==> flow/design.v <==
module  CONV(
	input				clk,
	input				rst_n,
	input 				mode,
	input       		in_valid,
	output reg			out_valid,
	output 		[13:0] 	AWADDR,
	output		 [7:0] 	AWLEN,
	output 				AWVALID,
	input 				AWREADY,
	output reg  [31:0]	WDATA,
	output 				WVALID,
	input 				WREADY,
	output 		[13:0] 	ARADDR,
	output 		 [7:0] 	ARLEN,
	output 				ARVALID,
	input 				ARREADY,
	input		[31:0] 	RDATA,
	input 				RVALID,
	output reg			RREADY
);
localparam WEIGHT1 	= 20'hABC2E;
localparam WEIGHT2 	= 20'hB52E2;
localparam WEIGHT3 	= 20'hAF5C4;
localparam WEIGHT4 	= 20'hE5518;
localparam WEIGHT5 	= 20'h71650;
localparam WEIGHT6 	= 20'hA938B;
localparam WEIGHT7 	= 20'h5251F;
localparam WEIGHT8 	= 20'h7DFC0;
localparam WEIGHT9 	= 20'hEB885;
localparam BIAS 	= 16'h1310;
localparam IDLE 	= 4'd0;
localparam CONV_K1 	= 4'd1;
localparam CONV_K2 	= 4'd2;
localparam CONV_K3 	= 4'd3;
localparam CONV_K4 	= 4'd4;
localparam CONV_K5 	= 4'd5;
localparam CONV_K6 	= 4'd6;
localparam CONV_K7 	= 4'd7;
localparam CONV_K8 	= 4'd8;
localparam CONV_K9 	= 4'd9;
localparam RELU 	= 4'd10;
localparam MUL 		= 4'd11;
localparam READ 	= 4'd12;
localparam WRITE_L0 = 4'd13;
localparam POOL 	= 4'd14;
localparam WRITE_L1 = 4'd15;
reg  		 [3:0] 	state_r, state_w, state_tmp;
reg  		 [5:0]	cnt_x, cnt_y;
reg					mode_;
wire 			 	is_up, is_down, is_left, is_right;
wire 				skip_mul;
wire 		[11:0] 	P1, P2, P3, P4, P5, P6, P7, P8, P9;
wire 		[15:0]  data_in;
wire 		[19:0] 	weight;
reg  signed	[35:0] 	product;
reg 				mul_fin;
reg  signed [36:0]	conv_result;
wire 		[31:0]	relu_result;
reg 		[31:0] 	max_pool_result;
wire 				update_mp_result;
assign is_up 	= (cnt_y == 6'd0  || (cnt_y == 6'd1  && mode_));
assign is_down 	= (cnt_y == 6'd63 || (cnt_y == 6'd62 && mode_));
assign is_left 	= (cnt_x == 6'd0  || (cnt_x == 6'd1  && mode_));
assign is_right = (cnt_x == 6'd63 || (cnt_x == 6'd62 && mode_));
assign skip_mul   = (state_tmp == CONV_K1 && (is_up || is_left)) 	||
					(state_tmp == CONV_K2 && (is_up))				||
					(state_tmp == CONV_K3 && (is_up || is_right)) 	||
					(state_tmp == CONV_K4 && (is_left))				||
					(state_tmp == CONV_K6 && (is_right)) 			||
					(state_tmp == CONV_K7 && (is_down || is_left)) 	||
					(state_tmp == CONV_K8 && (is_down)) 			||
					(state_tmp == CONV_K9 && (is_down || is_right));
assign P1 = (mode_ == 1'b0) ? {cnt_y, cnt_x} - 7'd65 : {cnt_y, cnt_x} - 8'd130;
assign P2 = (mode_ == 1'b0) ? {cnt_y, cnt_x} - 7'd64 : {cnt_y, cnt_x} - 8'd128;
assign P3 = (mode_ == 1'b0) ? {cnt_y, cnt_x} - 6'd63 : {cnt_y, cnt_x} - 7'd126;
assign P4 = (mode_ == 1'b0) ? {cnt_y, cnt_x} - 1'd1  : {cnt_y, cnt_x} - 2'd2  ;
assign P5 = (mode_ == 1'b0) ? {cnt_y, cnt_x}		 : {cnt_y, cnt_x}         ;
assign P6 = (mode_ == 1'b0) ? {cnt_y, cnt_x} + 1'd1	 : {cnt_y, cnt_x} + 2'd2  ;
assign P7 = (mode_ == 1'b0) ? {cnt_y, cnt_x} + 6'd63 : {cnt_y, cnt_x} + 7'd126;
assign P8 = (mode_ == 1'b0) ? {cnt_y, cnt_x} + 7'd64 : {cnt_y, cnt_x} + 8'd128;
assign P9 = (mode_ == 1'b0) ? {cnt_y, cnt_x} + 7'd65 : {cnt_y, cnt_x} + 8'd130;
assign data_in = RDATA[31:16];
assign weight = (state_tmp == CONV_K1) ? WEIGHT1 :
				(state_tmp == CONV_K2) ? WEIGHT2 :
				(state_tmp == CONV_K3) ? WEIGHT3 :
				(state_tmp == CONV_K4) ? WEIGHT4 :
				(state_tmp == CONV_K5) ? WEIGHT5 :
				(state_tmp == CONV_K6) ? WEIGHT6 :
				(state_tmp == CONV_K7) ? WEIGHT7 :
				(state_tmp == CONV_K8) ? WEIGHT8 :
				(state_tmp == CONV_K9) ? WEIGHT9 : 20'd0;
assign ARADDR = (state_tmp == CONV_K1) ? P1 :
				(state_tmp == CONV_K2) ? P2 :
				(state_tmp == CONV_K3) ? P3 :
				(state_tmp == CONV_K4) ? P4 :
				(state_tmp == CONV_K5) ? P5 :
				(state_tmp == CONV_K6) ? P6 :
				(state_tmp == CONV_K7) ? P7 :
				(state_tmp == CONV_K8) ? P8 :
				(state_tmp == CONV_K9) ? P9 : 14'd0;
assign ARLEN = 8'd0;
assign ARVALID = (state_r == READ) && (~skip_mul) && (state_tmp != RELU);
assign AWADDR = (state_r == POOL) ? {4'b1000, cnt_y[5:1], cnt_x[5:1]} : {1'b1, cnt_y, cnt_x};
assign AWLEN = 8'd0;
assign AWVALID = (state_r == RELU || state_r == POOL);
assign WVALID = (state_r == WRITE_L0 || state_r == WRITE_L1);
assign relu_result = (conv_result[36]) ? 32'd0 : conv_result[31:0];
assign update_mp_result = ((WDATA > max_pool_result) && WVALID);
always @(*) begin
	case(state_r)
		IDLE: 		state_w = (in_valid) ? READ : IDLE;
		READ: 		state_w = (ARREADY && ~skip_mul) ? state_tmp : READ;
		CONV_K1: 	state_w = (skip_mul) ? READ : ((RVALID) ? MUL : CONV_K1); 
		CONV_K2: 	state_w = (skip_mul) ? READ : ((RVALID) ? MUL : CONV_K2);
		CONV_K3: 	state_w = (skip_mul) ? READ : ((RVALID) ? MUL : CONV_K3);
		CONV_K4: 	state_w = (skip_mul) ? READ : ((RVALID) ? MUL : CONV_K4);
		CONV_K5: 	state_w = (skip_mul) ? READ : ((RVALID) ? MUL : CONV_K5);
		CONV_K6: 	state_w = (skip_mul) ? READ : ((RVALID) ? MUL : CONV_K6);
		CONV_K7: 	state_w = (skip_mul) ? READ : ((RVALID) ? MUL : CONV_K7);
		CONV_K8: 	state_w = (skip_mul) ? READ : ((RVALID) ? MUL : CONV_K8);
		CONV_K9: 	state_w = (skip_mul) ? RELU : ((RVALID) ? MUL : CONV_K9);
		MUL: 		state_w = (state_tmp == CONV_K9) ? RELU : READ;
		RELU: 		state_w = (AWREADY) ? WRITE_L0 : RELU;
		WRITE_L0: 	state_w = (WREADY) ? ((cnt_x[0] && cnt_y[0]) ? POOL : READ) : WRITE_L0;
		POOL: 		state_w = (AWREADY) ? WRITE_L1 : POOL;
		WRITE_L1: 	state_w = (WREADY) ? ((cnt_x[5:1] == 5'd31 && cnt_y[5:1] == 5'd31) ? IDLE : READ) : WRITE_L1;
	endcase
end
always @(posedge clk or negedge rst_n) begin
	if (!rst_n)	state_r <= IDLE;
	else 		state_r <= state_w;
end
always @(posedge clk or negedge rst_n) begin
	if (!rst_n)								state_tmp <= CONV_K1;
	else if (state_r == RELU)				state_tmp <= CONV_K1;
	else if (state_r == MUL) 				state_tmp <= state_tmp + 4'd1;
	else if (state_r == READ && skip_mul) 	state_tmp <= state_tmp + 4'd1;
end
always @(posedge clk or negedge rst_n) begin
	if (!rst_n)	begin
		cnt_x <= 6'd0;
		cnt_y <= 6'd0;
	end
	else if (state_r == WRITE_L0 && WREADY) begin
		cnt_x <= {cnt_x[5:1], cnt_x[0] + 1'd1};
		cnt_y <= (cnt_x[0]) ? {cnt_y[5:1], cnt_y[0] + 1'd1} : cnt_y;
	end
	else if (state_r == WRITE_L1 && WREADY) begin
		cnt_x <= {cnt_x[5:1] + 5'd1, cnt_x[0]};
		cnt_y <= (cnt_x[5:1] == 5'd31) ? {cnt_y[5:1] + 1'd1, cnt_y[0]} : cnt_y;
	end
end
always @(posedge clk or negedge rst_n) begin
	if (!rst_n)			RREADY <= 1'b0;
	else if (ARVALID)	RREADY <= 1'b1;
	else if (RVALID) 	RREADY <= 1'b0;
end
always @(posedge clk or negedge rst_n) begin
	if (!rst_n)					product <= 36'd0;
	else if (state_w == MUL)	product <= $signed(data_in) * $signed(weight);
end
always @(posedge clk or negedge rst_n) begin
	if (!rst_n)					mul_fin <= 1'b0;
	else if (state_w == MUL) 	mul_fin <= 1'b1;
	else 						mul_fin <= 1'b0;
end
always @(posedge clk or negedge rst_n) begin
	if (!rst_n)					conv_result <= BIAS;
	else if (WVALID && WREADY) 	conv_result <= BIAS;
	else if (mul_fin) 			conv_result <= conv_result + product;
end
always @(posedge clk or negedge rst_n) begin
	if (!rst_n)								max_pool_result <= 32'd0;
	else if (state_r == WRITE_L1 && WREADY) max_pool_result <= 32'd0;
	else if (update_mp_result) 				max_pool_result <= WDATA;
end
always @(posedge clk or negedge rst_n) begin
	if (!rst_n)						WDATA <= 32'd0;
	else if (state_w == WRITE_L0)	WDATA <= relu_result;
	else if (state_w == WRITE_L1)	WDATA <= max_pool_result;
	else 							WDATA <= WDATA;
end
always @(posedge clk or negedge rst_n) begin
	if (!rst_n)							out_valid <= 1'b0;
	else if (WREADY && state_w == IDLE) out_valid <= 1'b1;
	else 								out_valid <= 1'b0;
end
always @(posedge clk or negedge rst_n) begin
	if (!rst_n)			mode_ <= 1'b0;
	else if (in_valid) 	mode_ <= mode;
	else 				mode_ <= mode_;
end
endmodule
**Tool chain data of CONV**

Each step is given for the RTL above and for the edited RTL.
Lines under "original" count in the file above, lines under "edited" in the edited file.
"change" is "edited" less "original", of the values as shown.
Operators carry their Yosys type and port widths (W data, S select, Z words).
Cell names lack the library's common part.
A cell with - has no value.

- Design top: CONV
- Clock port: clk
- Library: sky130hd
- Library corner: tt_025C_1v80

**Edit of the RTL**

The edit as a unified diff against the file above.
The edit is scripted: it alters the design's behaviour and was not made to optimise anything.

```diff
@@ -73,5 +73,5 @@
 					(state_tmp == CONV_K9 && (is_down || is_right));
 assign P1 = (mode_ == 1'b0) ? {cnt_y, cnt_x} - 7'd65 : {cnt_y, cnt_x} - 8'd130;
-assign P2 = (mode_ == 1'b0) ? {cnt_y, cnt_x} - 7'd64 : {cnt_y, cnt_x} - 8'd128;
+assign P2 = (mode_ == 1'b0) ? {cnt_y, cnt_x} - 7'd64 : {cnt_y, cnt_x} + 8'd128;
 assign P3 = (mode_ == 1'b0) ? {cnt_y, cnt_x} - 6'd63 : {cnt_y, cnt_x} - 7'd126;
 assign P4 = (mode_ == 1'b0) ? {cnt_y, cnt_x} - 1'd1  : {cnt_y, cnt_x} - 2'd2  ;
```

**Word-level counts**

Counts by Yosys on the flattened word-level netlist (proc, flatten, opt, wreduce; memories kept). Register bits leave out memories and registers merged into their read ports (data or address). Print and check cells are left out. Cells with the same type and inputs are merged into one.

Storage and ports:

| item | original | edited | change |
|---|---|---|---|
| register bits | 161 | 161 | 0 |
| input bits | 40 | 40 | 0 |
| output and inout bits | 81 | 81 | 0 |
| elaborated cells | 202 | 201 | -1 |

Cells by class:

| item | original | edited | change |
|---|---|---|---|
| $add $sub $neg | 22 | 21 | -1 |
| multipliers | 1 | 1 | 0 |
| $lt $le $gt $ge | 1 | 1 | 0 |
| eq/ne operators | 36 | 36 | 0 |
| muxes and demuxes | 74 | 74 | 0 |
| bitwise logic cells | 2 | 2 | 0 |
| reductions and logical operators | 52 | 52 | 0 |

Operators by type and width:

| kind | original | edited | change |
|---|---|---|---|
| $sub A12 B8 Y12 const B | 2 | 1 | -1 |
| $logic_and A1 B1 Y1 | 23 | 23 | 0 |
| $mux W4 | 21 | 21 | 0 |
| $logic_or A1 B1 Y1 | 17 | 17 | 0 |
| $mux W12 | 17 | 17 | 0 |
| $eq A4 B4 Y1 const B | 13 | 13 | 0 |
| $mux W20 | 9 | 9 | 0 |
| $eq A4 B3 Y1 const B | 8 | 8 | 0 |
| $mux W1 | 7 | 7 | 0 |
| $mux W2 | 5 | 5 | 0 |
| $mux W32 | 5 | 5 | 0 |
| $eq A4 B2 Y1 const B | 4 | 4 | 0 |
| $eq A6 B6 Y1 const B | 4 | 4 | 0 |
| $reduce_bool A2 Y1 | 4 | 4 | 0 |
| $add A12 B7 Y12 const B | 3 | 3 | 0 |
| $mux W3 | 3 | 3 | 0 |
| $mux W6 | 3 | 3 | 0 |
| $sub A12 B7 Y12 const B | 3 | 3 | 0 |
| $add A1 B1 Y1 const B | 2 | 2 | 0 |
| $add A12 B8 Y12 const B | 2 | 2 | 0 |
| $add A5 B1 Y5 const B | 2 | 2 | 0 |
| $eq A4 B1 Y1 const B | 2 | 2 | 0 |
| $eq A5 B5 Y1 const B | 2 | 2 | 0 |
| $eq A6 B1 Y1 const B | 2 | 2 | 0 |
| $logic_not A4 Y1 | 2 | 2 | 0 |
| $logic_not A6 Y1 | 2 | 2 | 0 |
| $mux W37 | 2 | 2 | 0 |
| $not A1 Y1 | 2 | 2 | 0 |

The list need not be complete.

**Depth**

Longest topological path by Yosys (ltp), each cell counted once; first at word level (registers and memories cut), then after technology mapping (sequential cells cut; the memories' decode and read muxes count).

Depth:

| item | original | edited | change |
|---|---|---|---|
| word-level depth | 19 | 19 | 0 |
| ABC_AREA | 0 | 0 | - |
| gate-level depth with buffers | 33 | 34 | +1 |
| mapped depth without buffers | 31 | 31 | 0 |

**Netlist**

Yosys stat after the flow's synthesis: flattened, memories mapped to cells. It holds for the ABC_AREA given above (unset counts as 0); a run with the other value may have another netlist.

Mapped netlist:

| item | original | edited | change |
|---|---|---|---|
| mapped cells | 2882 | 2726 | -156 |
| synthesis area (µm²) | 24168.2 | 24111.9 | -56.3 |
| area of sequential cells (µm²) | 4035.1 | 4035.1 | 0.0 |
| flip-flops | 161 | 161 | 0 |
| buffer cells | 161 | 141 | -20 |

Cells by type:

| cell type | original | edited | change |
|---|---|---|---|
| a21oi_1 | 227 | 142 | -85 |
| o21ai_0 | 172 | 98 | -74 |
| mux2i_1 | 22 | 93 | +71 |
| nand2_1 | 295 | 264 | -31 |
| nand3_1 | 65 | 34 | -31 |
| mux2_4 | 0 | 26 | +26 |
| buf_2 | 25 | 6 | -19 |
| a21o_1 | 35 | 47 | +12 |
| nor2_1 | 157 | 146 | -11 |
| inv_1 | 474 | 483 | +9 |
| xor2_1 | 33 | 40 | +7 |
| o21bai_1 | 12 | 6 | -6 |
| a22oi_1 | 4 | 10 | +6 |
| and2_1 | 149 | 144 | -5 |
| buf_4 | 25 | 20 | -5 |
| nand4_1 | 13 | 18 | +5 |
| a221oi_1 | 9 | 4 | -5 |
| buf_1 | 9 | 4 | -5 |

The list need not be complete.

**Timing after synthesis**

Source: OpenSTA report_checks on the synthesized netlist (no wires, ideal clock, input and output delay 20% of the period each), path of least setup slack; recovery checks are left aside. Register names are those of the netlist, which keeps one name where synthesis merged equal registers.

Timing path post-synthesis:

| item | original | edited | change |
|---|---|---|---|
| path type | reg2reg | reg2reg | - |
| from | register state_tmp[0] | register state_tmp[0] | - |
| to | register (no name shown) | register (no name shown) | - |
| period (ns) | 8.0 | 8.0 | 0.0 |
| setup time (ns) | 0.083 | 0.125 | +0.042 |
| launch time at the first pin (ns) | 0.000 | 0.000 | 0.000 |
| data arrival time (ns) | 7.715 | 7.979 | +0.264 |
| data required time (ns) | 7.917 | 7.875 | -0.042 |
| setup slack (ns) | 0.203 | -0.104 | -0.307 |
| delay of the path (ns) | 7.798 | 8.104 | +0.306 |
| stages | 27 | 31 | +4 |
| path buffers | 3 | 3 | 0 |
| synthesis period reached (ns) | 7.797 | 8.104 | +0.307 |

"delay of the path" is the arrival time less input delay plus setup time.
"stages" counts driving pins, that of a launching flip-flop among them; a cell with two outputs on the path counts twice.
"synthesis period reached" = period - worst setup slack (recovery checks aside). The figure is calculated, with input and output delays left at 20% of the set period.
The rows between start and end are the longest chain of elaborated cells between them; the timing report does not say that the signal goes this way. Where chains are equally long, one stands for them.
Each line given opens the expression or statement behind the cell; cells for indexed reads and writes are added by Yosys, which also makes memories of some case tables.
At most two assigning lines are given for a register; there are more.

Between the ends, post-synthesis, original:
- Cells stage by stage: dfstp_2 -> ha_1 -> clkbuf_1 -> clkbuf_1 -> nand2b_1 -> a222oi_1 -> clkbuf_1 -> nand2_1 -> fa_1 -> inv_1 -> fa_1 -> fa_1 -> fa_1 -> fa_1 -> inv_1 -> fa_1 -> inv_1 -> ha_1 -> a21oi_1 -> o21ai_0 -> or3_1 -> nor3_1 -> o21ai_0 -> a221oi_1 -> a21oi_1 -> xnor2_1 -> o21ai_0
- Cells in the longest elaborated chain: 14
- Elaborated cells on any way between the ends: 49

Ends and longest elaborated chain, post-synthesis, original:

| item | line | RTL |
|---|---|---|
| from (decl) | 48 | `reg [3:0] state_r, state_w, state_tmp;` |
| from (assign) | 137 | `else if (state_r == MUL) state_tmp <= state_tmp + 4'd1;` |
| from (assign) | 138 | `else if (state_r == READ && skip_mul) state_tmp <= state_tmp + 4'd1;` |
| $eq A4 B1 Y1 | 66 | `assign skip_mul = (state_tmp == CONV_K1 && (is_up \|\| is_left)) \|\|` |
| $logic_and A1 B1 Y1 | 66 |  |
| $logic_or A1 B1 Y1 x7 | 66 |  |
| $not A1 Y1 | 113 | `READ: state_w = (ARREADY && ~skip_mul) ? state_tmp : READ;` |
| $logic_and A1 B1 Y1 | 113 |  |
| $mux W4 | 113 |  |
| $pmux W4 S16 | 111 | `case(state_r)` |
| $eq A4 B4 Y1 | 161 |  |
| to (assign) | 160 |  |
| to (assign) | 161 |  |
| to (decl) | 56 |  |

Between the ends, post-synthesis, edited:
- Cells stage by stage: dfstp_2 -> inv_1 -> ha_1 -> clkbuf_1 -> nor2_1 -> nor2_1 -> nor2_1 -> a21oi_1 -> o22ai_1 -> clkbuf_1 -> nor2_1 -> fa_1 -> fa_1 -> fa_1 -> fa_1 -> fa_1 -> inv_1 -> fa_1 -> inv_1 -> ha_1 -> clkbuf_1 -> a21oi_1 -> o21ai_0 -> a221o_1 -> a21o_1 -> a31o_2 -> o211a_1 -> o41ai_1 -> o21ai_0 -> xor2_1 -> mux2_4
- Cells in the longest elaborated chain: 14
- Elaborated cells on any way between the ends: 49

Ends and longest elaborated chain, post-synthesis, edited:

| item | line | RTL |
|---|---|---|
| from (decl) | 48 | `reg [3:0] state_r, state_w, state_tmp;` |
| from (assign) | 137 | `else if (state_r == MUL) state_tmp <= state_tmp + 4'd1;` |
| from (assign) | 138 | `else if (state_r == READ && skip_mul) state_tmp <= state_tmp + 4'd1;` |
| $eq A4 B1 Y1 | 66 | `assign skip_mul = (state_tmp == CONV_K1 && (is_up \|\| is_left)) \|\|` |
| $logic_and A1 B1 Y1 | 66 |  |
| $logic_or A1 B1 Y1 x7 | 66 |  |
| $not A1 Y1 | 113 | `READ: state_w = (ARREADY && ~skip_mul) ? state_tmp : READ;` |
| $logic_and A1 B1 Y1 | 113 |  |
| $mux W4 | 113 |  |
| $pmux W4 S16 | 111 | `case(state_r)` |
| $eq A4 B4 Y1 | 161 |  |
| to (assign) | 160 |  |
| to (assign) | 161 |  |
| to (decl) | 56 |  |

**Path in the finished layout**

From the final timing report of each run of set A: the path of least setup slack in the routed layout; clock arrival at registers is part of the times.

Timing path after layout:

| item | original | edited | change |
|---|---|---|---|
| path type | in2reg | reg2reg | - |
| from | input port RDATA[21] | register state_tmp[0] | - |
| to | register (no name shown) | register (no name shown) | - |
| period (ns) | 7.8 | 7.8 | 0.0 |
| external input delay (ns) | 1.56 | - | - |
| setup time (ns) | 0.11 | 0.11 | 0.00 |
| launch time at the first pin (ns) | 1.56 | 0.48 | -1.08 |
| data arrival time (ns) | 7.92 | 8.08 | +0.16 |
| data required time (ns) | 8.13 | 8.16 | +0.03 |
| setup slack (ns) | 0.21 | 0.08 | -0.13 |
| stages | 23 | 33 | +10 |
| path buffers | 3 | 6 | +3 |

The rows between start and end are the longest chain of elaborated cells between them; the timing report does not say that the signal goes this way. Where chains are equally long, one stands for them.
At most two assigning lines are given for a register; there are more.

Between the ends, after layout, original:
- Cells stage by stage: clkdlybuf4s50_1 -> buf_4 -> buf_4 -> and2_1 -> fa_1 -> inv_1 -> fa_1 -> fa_1 -> inv_1 -> fa_1 -> fa_1 -> inv_1 -> fa_1 -> inv_1 -> ha_1 -> and4_2 -> a221o_1 -> a41o_1 -> a31oi_2 -> o21bai_1 -> a21oi_2 -> xnor2_1 -> mux2_1
- Cells in the longest elaborated chain: 1
- Elaborated cells on any way between the ends: 1

Ends and longest elaborated chain, after layout, original:

| item | line | RTL |
|---|---|---|
| from (decl) | 18 | `input [31:0] RDATA,` |
| $mul A16 B20 Y36 | 161 |  |
| to (assign) | 160 |  |
| to (assign) | 161 |  |
| to (decl) | 56 |  |

Between the ends, after layout, edited:
- Cells stage by stage: dfstp_2 -> inv_4 -> ha_4 -> buf_4 -> buf_6 -> and2b_1 -> a21o_1 -> a21oi_1 -> buf_4 -> buf_4 -> and2_4 -> fa_1 -> inv_1 -> fa_1 -> fa_1 -> inv_2 -> fa_1 -> fa_1 -> inv_2 -> fa_1 -> inv_2 -> ha_4 -> nand3_2 -> or4_4 -> a211oi_2 -> buf_4 -> o31ai_4 -> buf_6 -> o211a_1 -> a21oi_2 -> a21oi_2 -> xnor2_1 -> mux2_4
- Cells in the longest elaborated chain: 14
- Elaborated cells on any way between the ends: 49

Ends and longest elaborated chain, after layout, edited:

| item | line | RTL |
|---|---|---|
| from (decl) | 48 | `reg [3:0] state_r, state_w, state_tmp;` |
| from (assign) | 137 | `else if (state_r == MUL) state_tmp <= state_tmp + 4'd1;` |
| from (assign) | 138 | `else if (state_r == READ && skip_mul) state_tmp <= state_tmp + 4'd1;` |
| $eq A4 B1 Y1 | 66 | `assign skip_mul = (state_tmp == CONV_K1 && (is_up \|\| is_left)) \|\|` |
| $logic_and A1 B1 Y1 | 66 |  |
| $logic_or A1 B1 Y1 x7 | 66 |  |
| $not A1 Y1 | 113 | `READ: state_w = (ARREADY && ~skip_mul) ? state_tmp : READ;` |
| $logic_and A1 B1 Y1 | 113 |  |
| $mux W4 | 113 |  |
| $pmux W4 S16 | 111 | `case(state_r)` |
| $eq A4 B4 Y1 | 161 |  |
| to (assign) | 160 |  |
| to (assign) | 161 |  |
| to (decl) | 56 |  |

**Layout results**

Both versions went through the flow (Yosys, OpenROAD) with the same settings in each pair. Constraints: input delay and output delay 20% of the set period each, output load 0.01 pF.

Flow settings, set A:
- period_ns: 7.8
- CAP_MARGIN: 20
- CORE_MARGIN: 2
- CORE_UTILIZATION: 40
- SLEW_MARGIN: 20

Measured results, set A:

| item | original | edited | change |
|---|---|---|---|
| netlist area reported by Yosys (µm²) | 24168.2 | 24111.9 | -56.3 |
| total die area (µm²) | 62402.5 | 62260.2 | -142.3 |
| standard-cell area after layout (µm²) | 28159.5 | 29072.9 | +913.4 |
| utilization after layout (%) | 46.9 | 48.4 | +1.5 |
| worst setup slack after layout (ns) | 0.207 | 0.085 | -0.122 |
| post-route setup TNS (ns) | 0.000 | 0.000 | 0.000 |
| lowest hold slack (ns) | 0.483 | 0.505 | +0.022 |
| clock period achieved (ns) | 7.593 | 7.715 | +0.122 |

Flow settings, set B:
- CORE_ASPECT_RATIO: 0.88
- CORE_UTILIZATION: 69
- CTS_CLUSTER_SIZE: 28
- HOLD_SLACK_MARGIN: 0.16
- MAX_ROUTING_LAYER: met5
- MIN_ROUTING_LAYER: met1
- PLACE_DENSITY_LB_ADDON: 0.15
- SETUP_SLACK_MARGIN: 1.19
- SLEW_MARGIN: 35
- period_ns: 4.85
- CAP_MARGIN: 20
- CORE_MARGIN: 2

Measured results, set B:

| item | original | edited | change |
|---|---|---|---|
| netlist area reported by Yosys (µm²) | 24168.2 | 24111.9 | -56.3 |
| total die area (µm²) | 36542.4 | 36459.4 | -83.0 |
| standard-cell area after layout (µm²) | 31133.6 | 30927.2 | -206.4 |
| utilization after layout (%) | 89.8 | 89.4 | -0.4 |
| worst setup slack after layout (ns) | -2.989 | -2.815 | +0.174 |
| post-route setup TNS (ns) | -71.417 | -67.879 | +3.538 |
| clock period achieved (ns) | 7.839 | 7.665 | -0.174 |

"clock period achieved" is the run's clock period less its worst setup slack. It is reckoned from that one timing run; input and output delays stay at 20% of the period that was set.
